==> flow/design.v <==
module pointwise_weight_regs #(
    parameter DATA_W   = 8,
    parameter CIN      = 32,
    parameter COUT     = 64,
    parameter PAR_CIN  = 8,
    parameter PAR_COUT = 8
)(
    input  wire clk,
    input  wire reset,
    input  wire                         wr_en,
    input  wire [$clog2(COUT*CIN)-1:0]  wr_addr,
    input  wire signed [DATA_W-1:0]     wr_data,
    input  wire [$clog2((COUT+PAR_COUT-1)/PAR_COUT)-1:0] cout_blk_idx,
    input  wire [$clog2((CIN +PAR_CIN -1)/PAR_CIN )-1:0] cin_blk_idx,
    output reg  signed [PAR_COUT*PAR_CIN*DATA_W-1:0] weight_vec
);
    localparam NUM_CIN_BLKS  = (CIN  + PAR_CIN  - 1) / PAR_CIN;
    localparam NUM_COUT_BLKS = (COUT + PAR_COUT - 1) / PAR_COUT;
    localparam BLOCK_W       = PAR_COUT * PAR_CIN * DATA_W;
    localparam TOTAL_BLOCKS  = NUM_CIN_BLKS * NUM_COUT_BLKS;
    localparam TOTAL_WEIGHTS = COUT * CIN;
    (* ram_style = "block" *)
    reg signed [BLOCK_W-1:0] weight_mem [0:TOTAL_BLOCKS-1];
    wire [$clog2(COUT)-1:0] wr_cout;
    wire [$clog2(CIN)-1:0]  wr_cin;
    assign wr_cout = wr_addr / CIN;
    assign wr_cin  = wr_addr % CIN;
    wire [$clog2(NUM_COUT_BLKS)-1:0] wr_cout_blk;
    wire [$clog2(NUM_CIN_BLKS)-1:0]  wr_cin_blk;
    assign wr_cout_blk = wr_cout / PAR_COUT;
    assign wr_cin_blk  = wr_cin  / PAR_CIN;
    wire [$clog2(TOTAL_BLOCKS)-1:0] blk_idx;
    assign blk_idx = wr_cout_blk * NUM_CIN_BLKS + wr_cin_blk;
    wire [$clog2(PAR_COUT)-1:0] off_cout;
    wire [$clog2(PAR_CIN)-1:0]  off_cin;
    assign off_cout = wr_cout % PAR_COUT;
    assign off_cin  = wr_cin  % PAR_CIN;
    wire [$clog2(PAR_COUT*PAR_CIN)-1:0] elem_idx;
    assign elem_idx = off_cout * PAR_CIN + off_cin;
    wire [$clog2(BLOCK_W)-1:0] bit_idx;
    assign bit_idx = elem_idx * DATA_W;
    always @(posedge clk) begin
        if (wr_en && (wr_addr < TOTAL_WEIGHTS)) begin
            weight_mem[blk_idx][bit_idx +: DATA_W] <= wr_data;
        end
    end
    always @(posedge clk) begin
        weight_vec <=
            weight_mem[cout_blk_idx * NUM_CIN_BLKS + cin_blk_idx];
    end
endmodule
module pointwise_mac_datapath #(
    parameter DATA_W   = 8,
    parameter ACC_W    = 64,
    parameter PAR_CIN  = 8,    
    parameter PAR_COUT = 8
)(
    input  wire                               clk,
    input  wire                               reset,
    input  wire                               acc_clear,
    input  wire                               acc_enable,
    input  wire signed [PAR_CIN*DATA_W-1:0]   feature_vec,
    input  wire signed [PAR_COUT*PAR_CIN*DATA_W-1:0] weight_vec,
    output wire signed [PAR_COUT*ACC_W-1:0]   acc_out
);
    initial begin
        if (PAR_CIN & (PAR_CIN - 1))
            $error("PAR_CIN must be power of 2.");
    end
    localparam PROD_W   = 2 * DATA_W;
    localparam TREE_LVL = $clog2(PAR_CIN);
    localparam SUM_W    = PROD_W + TREE_LVL;
    localparam LATENCY  = 2 + TREE_LVL;  
    integer g, i;
    reg signed [PAR_CIN*DATA_W-1:0]            feature_vec_r;
    reg signed [PAR_COUT*PAR_CIN*DATA_W-1:0]   weight_vec_r;
    always @(posedge clk) begin
        feature_vec_r <= feature_vec;
        weight_vec_r  <= weight_vec;
    end
    (* use_dsp = "yes" *)
    reg signed [PROD_W-1:0] mult [0:PAR_COUT-1][0:PAR_CIN-1];
    always @(posedge clk) begin
        for (g = 0; g < PAR_COUT; g = g + 1) begin
            for (i = 0; i < PAR_CIN; i = i + 1) begin
                mult[g][i] <=
                    $signed(feature_vec_r[i*DATA_W +: DATA_W]) *
                    $signed(weight_vec_r[(g*PAR_CIN+i)*DATA_W +: DATA_W]);
            end
        end
    end
    reg signed [SUM_W-1:0] tree_lvl 
        [0:PAR_COUT-1][0:TREE_LVL-1][0:PAR_CIN/2-1];
    always @(posedge clk) begin
        for (g = 0; g < PAR_COUT; g = g + 1) begin
            for (i = 0; i < PAR_CIN/2; i = i + 1) begin
                tree_lvl[g][0][i] <=
                    {{(SUM_W-PROD_W){mult[g][2*i][PROD_W-1]}}, mult[g][2*i]} +
                    {{(SUM_W-PROD_W){mult[g][2*i+1][PROD_W-1]}}, mult[g][2*i+1]};
            end
        end
    end
    genvar lvl;
    generate
        for (lvl = 1; lvl < TREE_LVL; lvl = lvl + 1) begin : TREE_GEN
            integer idx;
            always @(posedge clk) begin
                for (g = 0; g < PAR_COUT; g = g + 1) begin
                    for (idx = 0; idx < (PAR_CIN >> (lvl+1)); idx = idx + 1) begin
                        tree_lvl[g][lvl][idx] <=
                            tree_lvl[g][lvl-1][2*idx] +
                            tree_lvl[g][lvl-1][2*idx+1];
                    end
                end
            end
        end
    endgenerate
    wire signed [SUM_W-1:0] cycle_sum [0:PAR_COUT-1];
    genvar gi;
    generate
        for (gi = 0; gi < PAR_COUT; gi = gi + 1) begin : SUM_OUT
            assign cycle_sum[gi] = tree_lvl[gi][TREE_LVL-1][0];
        end
    endgenerate
    reg [LATENCY-1:0] acc_enable_pipe;
    reg [LATENCY-1:0] acc_clear_pipe;
    always @(posedge clk) begin
        if (reset) begin
            acc_enable_pipe <= 0;
            acc_clear_pipe  <= 0;
        end
        else begin
            acc_enable_pipe <= {acc_enable_pipe[LATENCY-2:0], acc_enable};
            acc_clear_pipe  <= {acc_clear_pipe[LATENCY-2:0],  acc_clear};
        end
    end
    wire acc_enable_aligned = acc_enable_pipe[LATENCY-1];
    wire acc_clear_aligned  = acc_clear_pipe[LATENCY-1];
    (* use_dsp = "yes" *)
    reg signed [ACC_W-1:0] acc_reg [0:PAR_COUT-1];
    always @(posedge clk) begin
        if (reset) begin
            for (g = 0; g < PAR_COUT; g = g + 1)
                acc_reg[g] <= 0;
        end
        else if (acc_clear_aligned) begin
            for (g = 0; g < PAR_COUT; g = g + 1)
                acc_reg[g] <= 0;
        end
        else if (acc_enable_aligned) begin
            for (g = 0; g < PAR_COUT; g = g + 1)
                acc_reg[g] <= acc_reg[g] + cycle_sum[g];
        end
    end
    generate
        for (gi = 0; gi < PAR_COUT; gi = gi + 1) begin : OUT_PACK
            assign acc_out[gi*ACC_W +: ACC_W] = acc_reg[gi];
        end
    endgenerate
endmodule
module pointwise_conv1x1_fsm_axis #(
    parameter DATA_W   = 8,
    parameter ACC_W    = 64,
    parameter CIN      = 32,
    parameter COUT     = 64,
    parameter PAR_CIN  = 8,
    parameter PAR_COUT = 8,
    parameter MAC_LATENCY = 5
)(
    input  wire clk,
    input  wire reset,
    input  wire s_axis_tvalid,
    output wire s_axis_tready,
    output wire m_axis_tvalid,
    input  wire m_axis_tready,
    input  wire signed [CIN*DATA_W-1:0] feature_vec,
    input  wire signed [PAR_COUT*ACC_W-1:0] acc_out,
    output reg  acc_clear,
    output reg  acc_enable,
    output reg signed [COUT*DATA_W-1:0] out_vec,
    output reg signed [CIN*DATA_W-1:0] feature_reg,
    output reg [$clog2((CIN+PAR_CIN-1)/PAR_CIN)-1:0]   cin_blk_idx,
    output reg [$clog2((COUT+PAR_COUT-1)/PAR_COUT)-1:0] cout_blk_idx,
    output reg o_intr
);
    localparam NUM_CIN_ITER  = (CIN  + PAR_CIN  - 1) / PAR_CIN;
    localparam NUM_COUT_ITER = (COUT + PAR_COUT - 1) / PAR_COUT;
    localparam IDLE      = 3'd0,
               LOAD      = 3'd1,
               ACCUM     = 3'd2,
               WAIT_PIPE = 3'd3,
               STORE     = 3'd4,
               DONE      = 3'd5;
    reg [2:0] state, next_state;
    reg [$clog2(NUM_CIN_ITER)-1:0]  cin_cnt;
    reg [$clog2(NUM_COUT_ITER)-1:0] cout_cnt;
    reg [$clog2(MAC_LATENCY)-1:0]   pipe_cnt;
    always @(posedge clk)
        if (reset)
            state <= IDLE;
        else
            state <= next_state;
    always @(*) begin
        next_state = state;
        case (state)
            IDLE:
                if (s_axis_tvalid)
                    next_state = LOAD;
            LOAD:
                next_state = ACCUM;
            ACCUM:
                if (cin_cnt == NUM_CIN_ITER-1)
                    next_state = WAIT_PIPE;
            WAIT_PIPE:
                if (pipe_cnt == MAC_LATENCY-1)
                    next_state = STORE;
            STORE:
                if (cout_cnt == NUM_COUT_ITER-1)
                    next_state = DONE;
                else
                    next_state = LOAD;
            DONE:
                if (m_axis_tready)
                    next_state = IDLE;
        endcase
    end
    function automatic signed [DATA_W-1:0] saturate;
        input signed [ACC_W-1:0] val;
        begin
            if (val > 127)
                saturate = 127;
            else if (val < -128)
                saturate = -128;
            else
                saturate = val[DATA_W-1:0];
        end
    endfunction
    integer g;
    always @(posedge clk) begin
        if (reset) begin
            cin_cnt      <= 0;
            cout_cnt     <= 0;
            pipe_cnt     <= 0;
            cin_blk_idx  <= 0;
            cout_blk_idx <= 0;
            acc_enable   <= 0;
            acc_clear    <= 0;
            out_vec      <= 0;
            feature_reg  <= 0;
            o_intr       <= 0;
        end
        else begin
            acc_enable <= 0;
            acc_clear  <= 0;
            o_intr     <= 0;
            if (state == ACCUM && next_state == WAIT_PIPE)
                pipe_cnt <= 0;
            else if (state == WAIT_PIPE)
                pipe_cnt <= pipe_cnt + 1;
            case (state)
                IDLE:
                begin
                    cin_cnt  <= 0;
                    cout_cnt <= 0;
                    if (s_axis_tvalid)
                        feature_reg <= feature_vec;   
                end
                LOAD:
                begin
                    cin_cnt      <= 0;
                    cin_blk_idx  <= 0;
                    cout_blk_idx <= cout_cnt;
                    acc_clear    <= 1;
                end
                ACCUM:
                begin
                    acc_enable  <= 1;
                    cin_blk_idx <= cin_cnt + 1;
                    if (cin_cnt != NUM_CIN_ITER-1)
                        cin_cnt <= cin_cnt + 1;
                end
                WAIT_PIPE:
                begin
                end
                STORE:
                begin
                    for (g = 0; g < PAR_COUT; g = g + 1)
                        if ((cout_cnt*PAR_COUT + g) < COUT)
                            out_vec[(cout_cnt*PAR_COUT + g)*DATA_W +: DATA_W]
                                <= saturate(acc_out[g*ACC_W +: ACC_W]);
                    if (cout_cnt != NUM_COUT_ITER-1)
                        cout_cnt <= cout_cnt + 1;
                end
                DONE:
                begin
                    o_intr <= 1;
                end
            endcase
        end
    end
    assign s_axis_tready = (state == IDLE);
    assign m_axis_tvalid = (state == DONE);
endmodule
module pointwise_layer_stream #(
    parameter DATA_W   = 8,
    parameter ACC_W    = 64,
    parameter CIN      = 16,
    parameter COUT     = 16,
    parameter PAR_CIN       = 8,
    parameter PAR_COUT       = 4
)(
    input  wire clk,
    input  wire reset,
    input  wire [CIN*DATA_W-1:0]  s_axis_tdata,
    input  wire                   s_axis_tvalid,
    output wire                   s_axis_tready,
    output wire [COUT*DATA_W-1:0] m_axis_tdata,
    output wire                   m_axis_tvalid,
    input  wire                   m_axis_tready,
    input  wire                         pw_wr_en,
    input  wire [$clog2(COUT*CIN)-1:0]  pw_wr_addr,
    input  wire signed [DATA_W-1:0]     pw_wr_data,
    output wire o_intr
);
    localparam NUM_CIN_ITER  = (CIN  + PAR_CIN  - 1) / PAR_CIN;
    localparam NUM_COUT_ITER = (COUT + PAR_COUT - 1) / PAR_COUT;
    localparam MAC_LATENCY = 3 + $clog2(PAR_CIN);
    wire                                  acc_clear;
    wire                                  acc_enable;
    wire signed [PAR_COUT*ACC_W-1:0]      acc_out;
    wire signed [CIN*DATA_W-1:0]          feature_full_reg;
    wire signed [PAR_CIN*DATA_W-1:0]      feature_slice;
    wire signed [PAR_COUT*PAR_CIN*DATA_W-1:0] weight_vec_block;
    wire [$clog2(NUM_CIN_ITER)-1:0]       cin_blk_idx;
    wire [$clog2(NUM_COUT_ITER)-1:0]      cout_blk_idx;
    wire signed [COUT*DATA_W-1:0]         fsm_out_vec;
    wire                                  fsm_m_axis_tvalid;
    pointwise_conv1x1_fsm_axis #(
        .DATA_W       (DATA_W),
        .ACC_W        (ACC_W),
        .CIN          (CIN),
        .COUT         (COUT),
        .PAR_CIN      (PAR_CIN),
        .PAR_COUT     (PAR_COUT),
        .MAC_LATENCY  (MAC_LATENCY)
    ) FSM (
        .clk            (clk),
        .reset          (reset),
        .s_axis_tvalid  (s_axis_tvalid),
        .s_axis_tready  (s_axis_tready),
        .m_axis_tvalid  (fsm_m_axis_tvalid),
        .m_axis_tready  (m_axis_tready),
        .feature_vec    (s_axis_tdata),       
        .acc_out        (acc_out),
        .acc_clear      (acc_clear),
        .acc_enable     (acc_enable),
        .out_vec        (fsm_out_vec),
        .feature_reg    (feature_full_reg),   
        .cin_blk_idx    (cin_blk_idx),
        .cout_blk_idx   (cout_blk_idx),
        .o_intr         (o_intr)
    );
    reg signed [PAR_CIN*DATA_W-1:0] feature_slice_r;
    always @(posedge clk)
        feature_slice_r <=
            feature_full_reg[
                cin_blk_idx * PAR_CIN * DATA_W +: PAR_CIN * DATA_W
            ];
    assign feature_slice = feature_slice_r;
    pointwise_weight_regs #(
        .DATA_W   (DATA_W),
        .CIN      (CIN),
        .COUT     (COUT),
        .PAR_CIN  (PAR_CIN),
        .PAR_COUT (PAR_COUT)
    ) PW_WREGS (
        .clk          (clk),
        .reset        (reset),
        .wr_en        (pw_wr_en),
        .wr_addr      (pw_wr_addr),
        .wr_data      (pw_wr_data),
        .cin_blk_idx  (cin_blk_idx),
        .cout_blk_idx (cout_blk_idx),
        .weight_vec   (weight_vec_block)
    );
    pointwise_mac_datapath #(
        .DATA_W   (DATA_W),
        .ACC_W    (ACC_W),
        .PAR_CIN  (PAR_CIN),
        .PAR_COUT (PAR_COUT)
    ) MAC_DP (
        .clk         (clk),
        .reset       (reset),
        .acc_clear   (acc_clear),
        .acc_enable  (acc_enable),
        .feature_vec (feature_slice),    
        .weight_vec  (weight_vec_block),
        .acc_out     (acc_out)
    );
    assign m_axis_tdata  = fsm_out_vec;
    assign m_axis_tvalid = fsm_m_axis_tvalid;
endmodule
From RTL to reports: pointwise_layer_stream:

Tool output for the design above, in the order of the flow.
Lines are those of the file above, counted from 1.
Library cell names are shortened.
A cell with n/a has no value.

* design top: pointwise_layer_stream
* clock port: clk
* standard-cell library: sky130hd
* timing corner: tt_025C_1v80

After elaboration:

Source: Yosys, flattened and elaborated. Widths are those after wreduce. Registers that Yosys merges into a memory's read port (data or address) are not register bits. Print and check cells do not count. Equal cells are merged and count once.
Memory sizes are those after Yosys's memory passes, which may raise the word count (mostly to a power of two), join words into wider ones and drop unused or constant bits.

* register bits: 1965
* word width x clocked read ports: 256
* cells after elaboration: 262
* memory bits (writable): 2048
* memories: 1

Memories
* PW_WREGS.weight_mem: words 8, bits a word 256, rd ports 1, write ports 1, RTL line 23 `reg signed [BLOCK_W-1:0] weight_mem [0:TOTAL_BLOCKS-1];`

* add/sub/neg operators: 45
* muxes and demuxes: 47
* multiply operators: 32
* reduce/logical cells: 11
* order comparisons: 13
* eq/ne operators: 10
* shift operators: 11
* bitwise operators: 12

Operators by type and width (number)
* 8-bit by 8-bit multiplier with 16-bit output: 32
* 128-bit 2-to-1 mux: 10
* 128-bit AND: 4
* 128-bit OR: 4
* 128-bit NOT: 4
* 8-bit by 33-bit variable shift with 128-bit output: 4
* 8-bit by 33-bit variable shift with 128-bit output with constant A: 4
* 256-bit 2-to-1 mux: 2
* 16-bit by 16-bit adder with 17-bit output: 16
* 64-bit by 19-bit adder with 64-bit output: 4
* 64-bit by 8-bit greater-than comparator with 1-bit output with constant B: 4
* 64-bit by 8-bit less-than comparator with 1-bit output with constant B: 4
* 8-bit by 8-bit left shift with 256-bit output: 1
* 8-bit by 8-bit left shift with 256-bit output with constant A: 1
* 19-bit adder: 12
* 8-bit 2-to-1 mux: 20
* 128-bit by 8-bit indexed select with 64-bit output: 1
* 32-bit negator with 33-bit output: 3
* 32-bit by 5-bit less-than comparator with 1-bit output with constant B: 3
* 7-bit negator with 33-bit output: 1
* 3-bit case mux with 6-bit select: 1
* 3-bit 2-to-1 mux: 6
* 4-bit by 2-bit adder with 5-bit output with constant B: 2
* 3-bit by 2-bit equality test with 1-bit output with constant B: 3
* 3-bit equality test with constant B: 3
* 8-bit by 9-bit less-than comparator with 1-bit output with constant B: 1
* 2-bit nonzero test: 3
* 2-bit OR reduction: 3

Not listed: further kinds 18, cells in them 25.

Logic depth:

Longest topological path by Yosys (ltp), each cell counted once; first at word level (registers and memories cut), then after technology mapping (sequential cells cut; the memories' decode and read muxes count).

* depth after elaboration: 24
* ABC_AREA: 1
* depth in mapped cells: 24

After synthesis:

The flow's flattened synthesis, as Yosys stat reports it; memories are mapped. The netlist is that of the ABC_AREA named above (0 if unset); the other value can give another one.
The area totals of this step are shown rounded.

* sequential part of the area: 105000 µm²
* flip-flop cells: 4243
* buffers: 1098
* mapped cells: 29905
* mapped area: 260000 µm²

Cells by type
* edfxtp_1: number 2048, total area 6.15E+04 µm²
* dfxtp_1: number 2195, total area 4.39E+04 µm²
* fa_1: number 1792, total area 3.59E+04 µm²
* inv_1: number 5724, total area 2.15E+04 µm²
* ha_1: number 1650, total area 20644.8 µm²
* nand2_1: number 5233, total area 1.96E+04 µm²
* nor2_1: number 3550, total area 1.33E+04 µm²
* o21ai_0: number 1847, total area 9.24E+03 µm²
* a21oi_1: number 1473, total area 7372.07 µm²
* xor2_1: number 689, total area 6.03E+03 µm²
* xnor2_1: number 363, total area 3.18E+03 µm²
* nand3_1: number 629, total area 3.15E+03 µm²
* clkbuf_1: number 711, total area 2668.81 µm²
* a31oi_1: number 311, total area 1.95E+03 µm²
* o22ai_1: number 258, total area 1.61E+03 µm²
* nand4_1: number 191, total area 1.19E+03 µm²
* buf_2: number 176, total area 880.845 µm²
* clkbuf_2: number 153, total area 765.734 µm²

Not listed: further types 37, cells in them 912.

Timing after synthesis:

OpenSTA on the mapped netlist: ideal clock, no wires. The path of least setup slack (recovery checks aside). Input and output delay are each 20% of the period. Register names are those of the netlist, which keeps one name where synthesis merged equal registers.

* path kind: register to register
* from: register MAC_DP.feature_vec_r[57]
* to: register MAC_DP.mult
* slack: 5.751 ns
* arrival: 4.126 ns
* stages: 18
* time at the first pin: 0.000 ns
* path buffers: 1
* required time: 9.877 ns
* path delay: 4.249 ns
* clock period: 10.0 ns
* synthesis period reached: 4.249 ns

"path delay" is the arrival time less input delay plus setup time.
"stages" counts driving pins, that of a launching flip-flop among them; a cell with two outputs on the path counts twice.
"synthesis period reached" is the clock period less the worst setup slack; recovery checks do not enter. This is arithmetic on one report: input and output delays are still those of the set period (20% each).
Where an end lacks its bit number, it is one bit of the signal, or one of the new flip-flops if synthesis recoded a state register.
The rows between start and end are the longest chain of elaborated cells between them; the timing report does not say that the signal goes this way. Where chains are equally long, one stands for them.
Each line given opens the expression or statement behind the cell; cells for indexed reads and writes are added by Yosys, which also makes memories of some case tables.

* cells stage by stage: dfxtp_1 clkbuf_1 nand2_1 fa_1 fa_1 inv_1 fa_1 inv_1 fa_1 inv_1 ha_1 a21oi_1 o21ai_1 a21oi_1 o21ai_1 a21oi_1 o21ai_1 xor2_1
* length of the longest elaborated chain: 1
* elaborated cells on any way between the ends: 1
* classes of those cells: mul (1)

RTL lines, path after synthesis
* start, declared: RTL line 75 `reg signed [PAR_CIN*DATA_W-1:0]            feature_vec_r;`
* start, assigned: RTL line 78 `feature_vec_r <= feature_vec;`
* 8-bit by 8-bit multiplier with 16-bit output: RTL line 87 `$signed(feature_vec_r[i*DATA_W +: DATA_W]) *`
* end, assigned: RTL line 86 `mult[g][i] <=`
* end, declared: RTL line 82 `reg signed [PROD_W-1:0] mult [0:PAR_COUT-1][0:PAR_CIN-1];`

Timing after layout:

Path of least setup slack in the final report of run 2 (OpenROAD, finished layout, wires in). Where an end is a register, its clock arrival counts in the times.

* path kind: input to register
* from: input pw_wr_data[1]
* to: memory PW_WREGS.weight_mem[1][233]
* stages: 9
* required time: 4.30 ns
* clock period: 3.52 ns
* arrival: 5.38 ns
* path buffers: 1
* slack: -1.08 ns
* time at the first pin: 0.70 ns
* external input delay: 0.70 ns

The rows between start and end are the longest chain of elaborated cells between them; the timing report does not say that the signal goes this way. Where chains are equally long, one stands for them.

* cells stage by stage: clkdlybuf4s50_1 inv_1 o21ai_0 nand2_1 o21ai_0 nand2_1 nand2_1 inv_1 o21ai_1
* length of the longest elaborated chain: 2
* elaborated cells on any way between the ends: 2
* classes of those cells: shift (1); mux (1)

RTL lines, path after layout
* start, declared: RTL line 322 `input  wire signed [DATA_W-1:0]     pw_wr_data,`
* 8-bit by 8-bit left shift with 256-bit output: RTL line 44 `weight_mem[blk_idx][bit_idx +: DATA_W] <= wr_data;`
* 256-bit 2-to-1 mux: RTL line 43 `if (wr_en && (wr_addr < TOTAL_WEIGHTS)) begin`
* end, declared: RTL line 23 `reg signed [BLOCK_W-1:0] weight_mem [0:TOTAL_BLOCKS-1];`

Data sheet: physical implementation of pointwise_layer_stream

2 stored runs of pointwise_layer_stream in the flow (synthesis by Yosys, layout by OpenROAD, sky130hd cells), in arbitrary order. Constraints: input delay and output delay 20% of the set period each, output load 0.01 pF.
"clock period reached" means the clock period less the worst setup slack. The figure is calculated, with input and output delays left at 20% of the set period.
"time of the worst setup path" means the part of the period allowed to the worst setup path (the constraints hold back 20% at inputs and 20% at outputs) less its slack; where the path has registers, the arrival times of their clocks count too.
"power" rests on the timing tool's default activity at the inputs, not on a simulated workload.
Measured values are rounded.

### Run 1

==> flow/run.sh <==
#!/bin/bash
# the make line also repeats the synthesis and layout settings of config.mk as NAME=value (left out here)
make -C /OpenROAD-flow-scripts/flow DESIGN_CONFIG=/design/flow/config.mk WORK_HOME=/design/flow/orfs CLKGATE_MAP_FILE= finish
==> flow/config.mk <==
export PLATFORM = sky130hd
export DESIGN_NAME = pointwise_layer_stream
export DESIGN_NICKNAME = pointwise_layer_stream
export VERILOG_FILES = /design/flow/design.v
export SDC_FILE = /design/flow/constraint.sdc
export NUM_CORES = 4
export LEC_CHECK = 0
export ABC_AREA = 1
export CAP_MARGIN = 20
export CELL_PAD_IN_SITES_DETAIL_PLACEMENT = 1
export CELL_PAD_IN_SITES_GLOBAL_PLACEMENT = 3
export CORE_ASPECT_RATIO = 0.8
export CORE_MARGIN = 2
export CORE_UTILIZATION = 65
export CTS_CLUSTER_DIAMETER = 96
export CTS_CLUSTER_SIZE = 82
export GPL_ROUTABILITY_DRIVEN = 0
export GPL_TIMING_DRIVEN = 0
export HOLD_SLACK_MARGIN = -0.01
export PLACE_DENSITY_LB_ADDON = 0.09
export SETUP_SLACK_MARGIN = 2.1
export SLEW_MARGIN = 20
export TNS_END_PERCENT = 85
==> flow/constraint.sdc <==
create_clock -name core_clock -period 9.41 [get_ports {clk}]
set_input_delay 1.8820 -clock core_clock [delete_from_list [all_inputs] [get_ports {clk}]]
set_output_delay 1.8820 -clock core_clock [all_outputs]
set_load 0.01 [all_outputs]

Outcome of run 1: stopped before the end: placement reported FLW-0024

### Run 2

==> flow/run.sh <==
#!/bin/bash
# the make line also repeats the synthesis and layout settings of config.mk as NAME=value (left out here)
make -C /OpenROAD-flow-scripts/flow DESIGN_CONFIG=/design/flow/config.mk WORK_HOME=/design/flow/orfs CLKGATE_MAP_FILE= finish
==> flow/config.mk <==
export PLATFORM = sky130hd
export DESIGN_NAME = pointwise_layer_stream
export DESIGN_NICKNAME = pointwise_layer_stream
export VERILOG_FILES = /design/flow/design.v
export SDC_FILE = /design/flow/constraint.sdc
export NUM_CORES = 4
export LEC_CHECK = 0
export ABC_AREA = 1
export CAP_MARGIN = 20
export CORE_ASPECT_RATIO = 1.9
export CORE_MARGIN = 6
export CORE_UTILIZATION = 36
export GPL_TIMING_DRIVEN = 0
export PLACE_DENSITY_LB_ADDON = 0.0
export SLEW_MARGIN = 20
export TNS_END_PERCENT = 95
==> flow/constraint.sdc <==
create_clock -name core_clock -period 3.52 [get_ports {clk}]
set_input_delay 0.7040 -clock core_clock [delete_from_list [all_inputs] [get_ports {clk}]]
set_output_delay 0.7040 -clock core_clock [all_outputs]
set_load 0.01 [all_outputs]

Results of run 2:
- Mapped cell area after synthesis: 260000 µm²
- Area of the die: 745000 µm²
- Standard-cell area of the final layout: 310000 µm²
- Post-route utilization: 43.0%
- Worst setup slack after layout: -1.08 ns
- Total negative slack: -475 ns
- Lowest hold slack: 0.200 ns
- Power: 288000 µW
- Clock period reached: 4.599 ns
- Time of the worst setup path: 3.89 ns
- Worst setup path kind: input to register
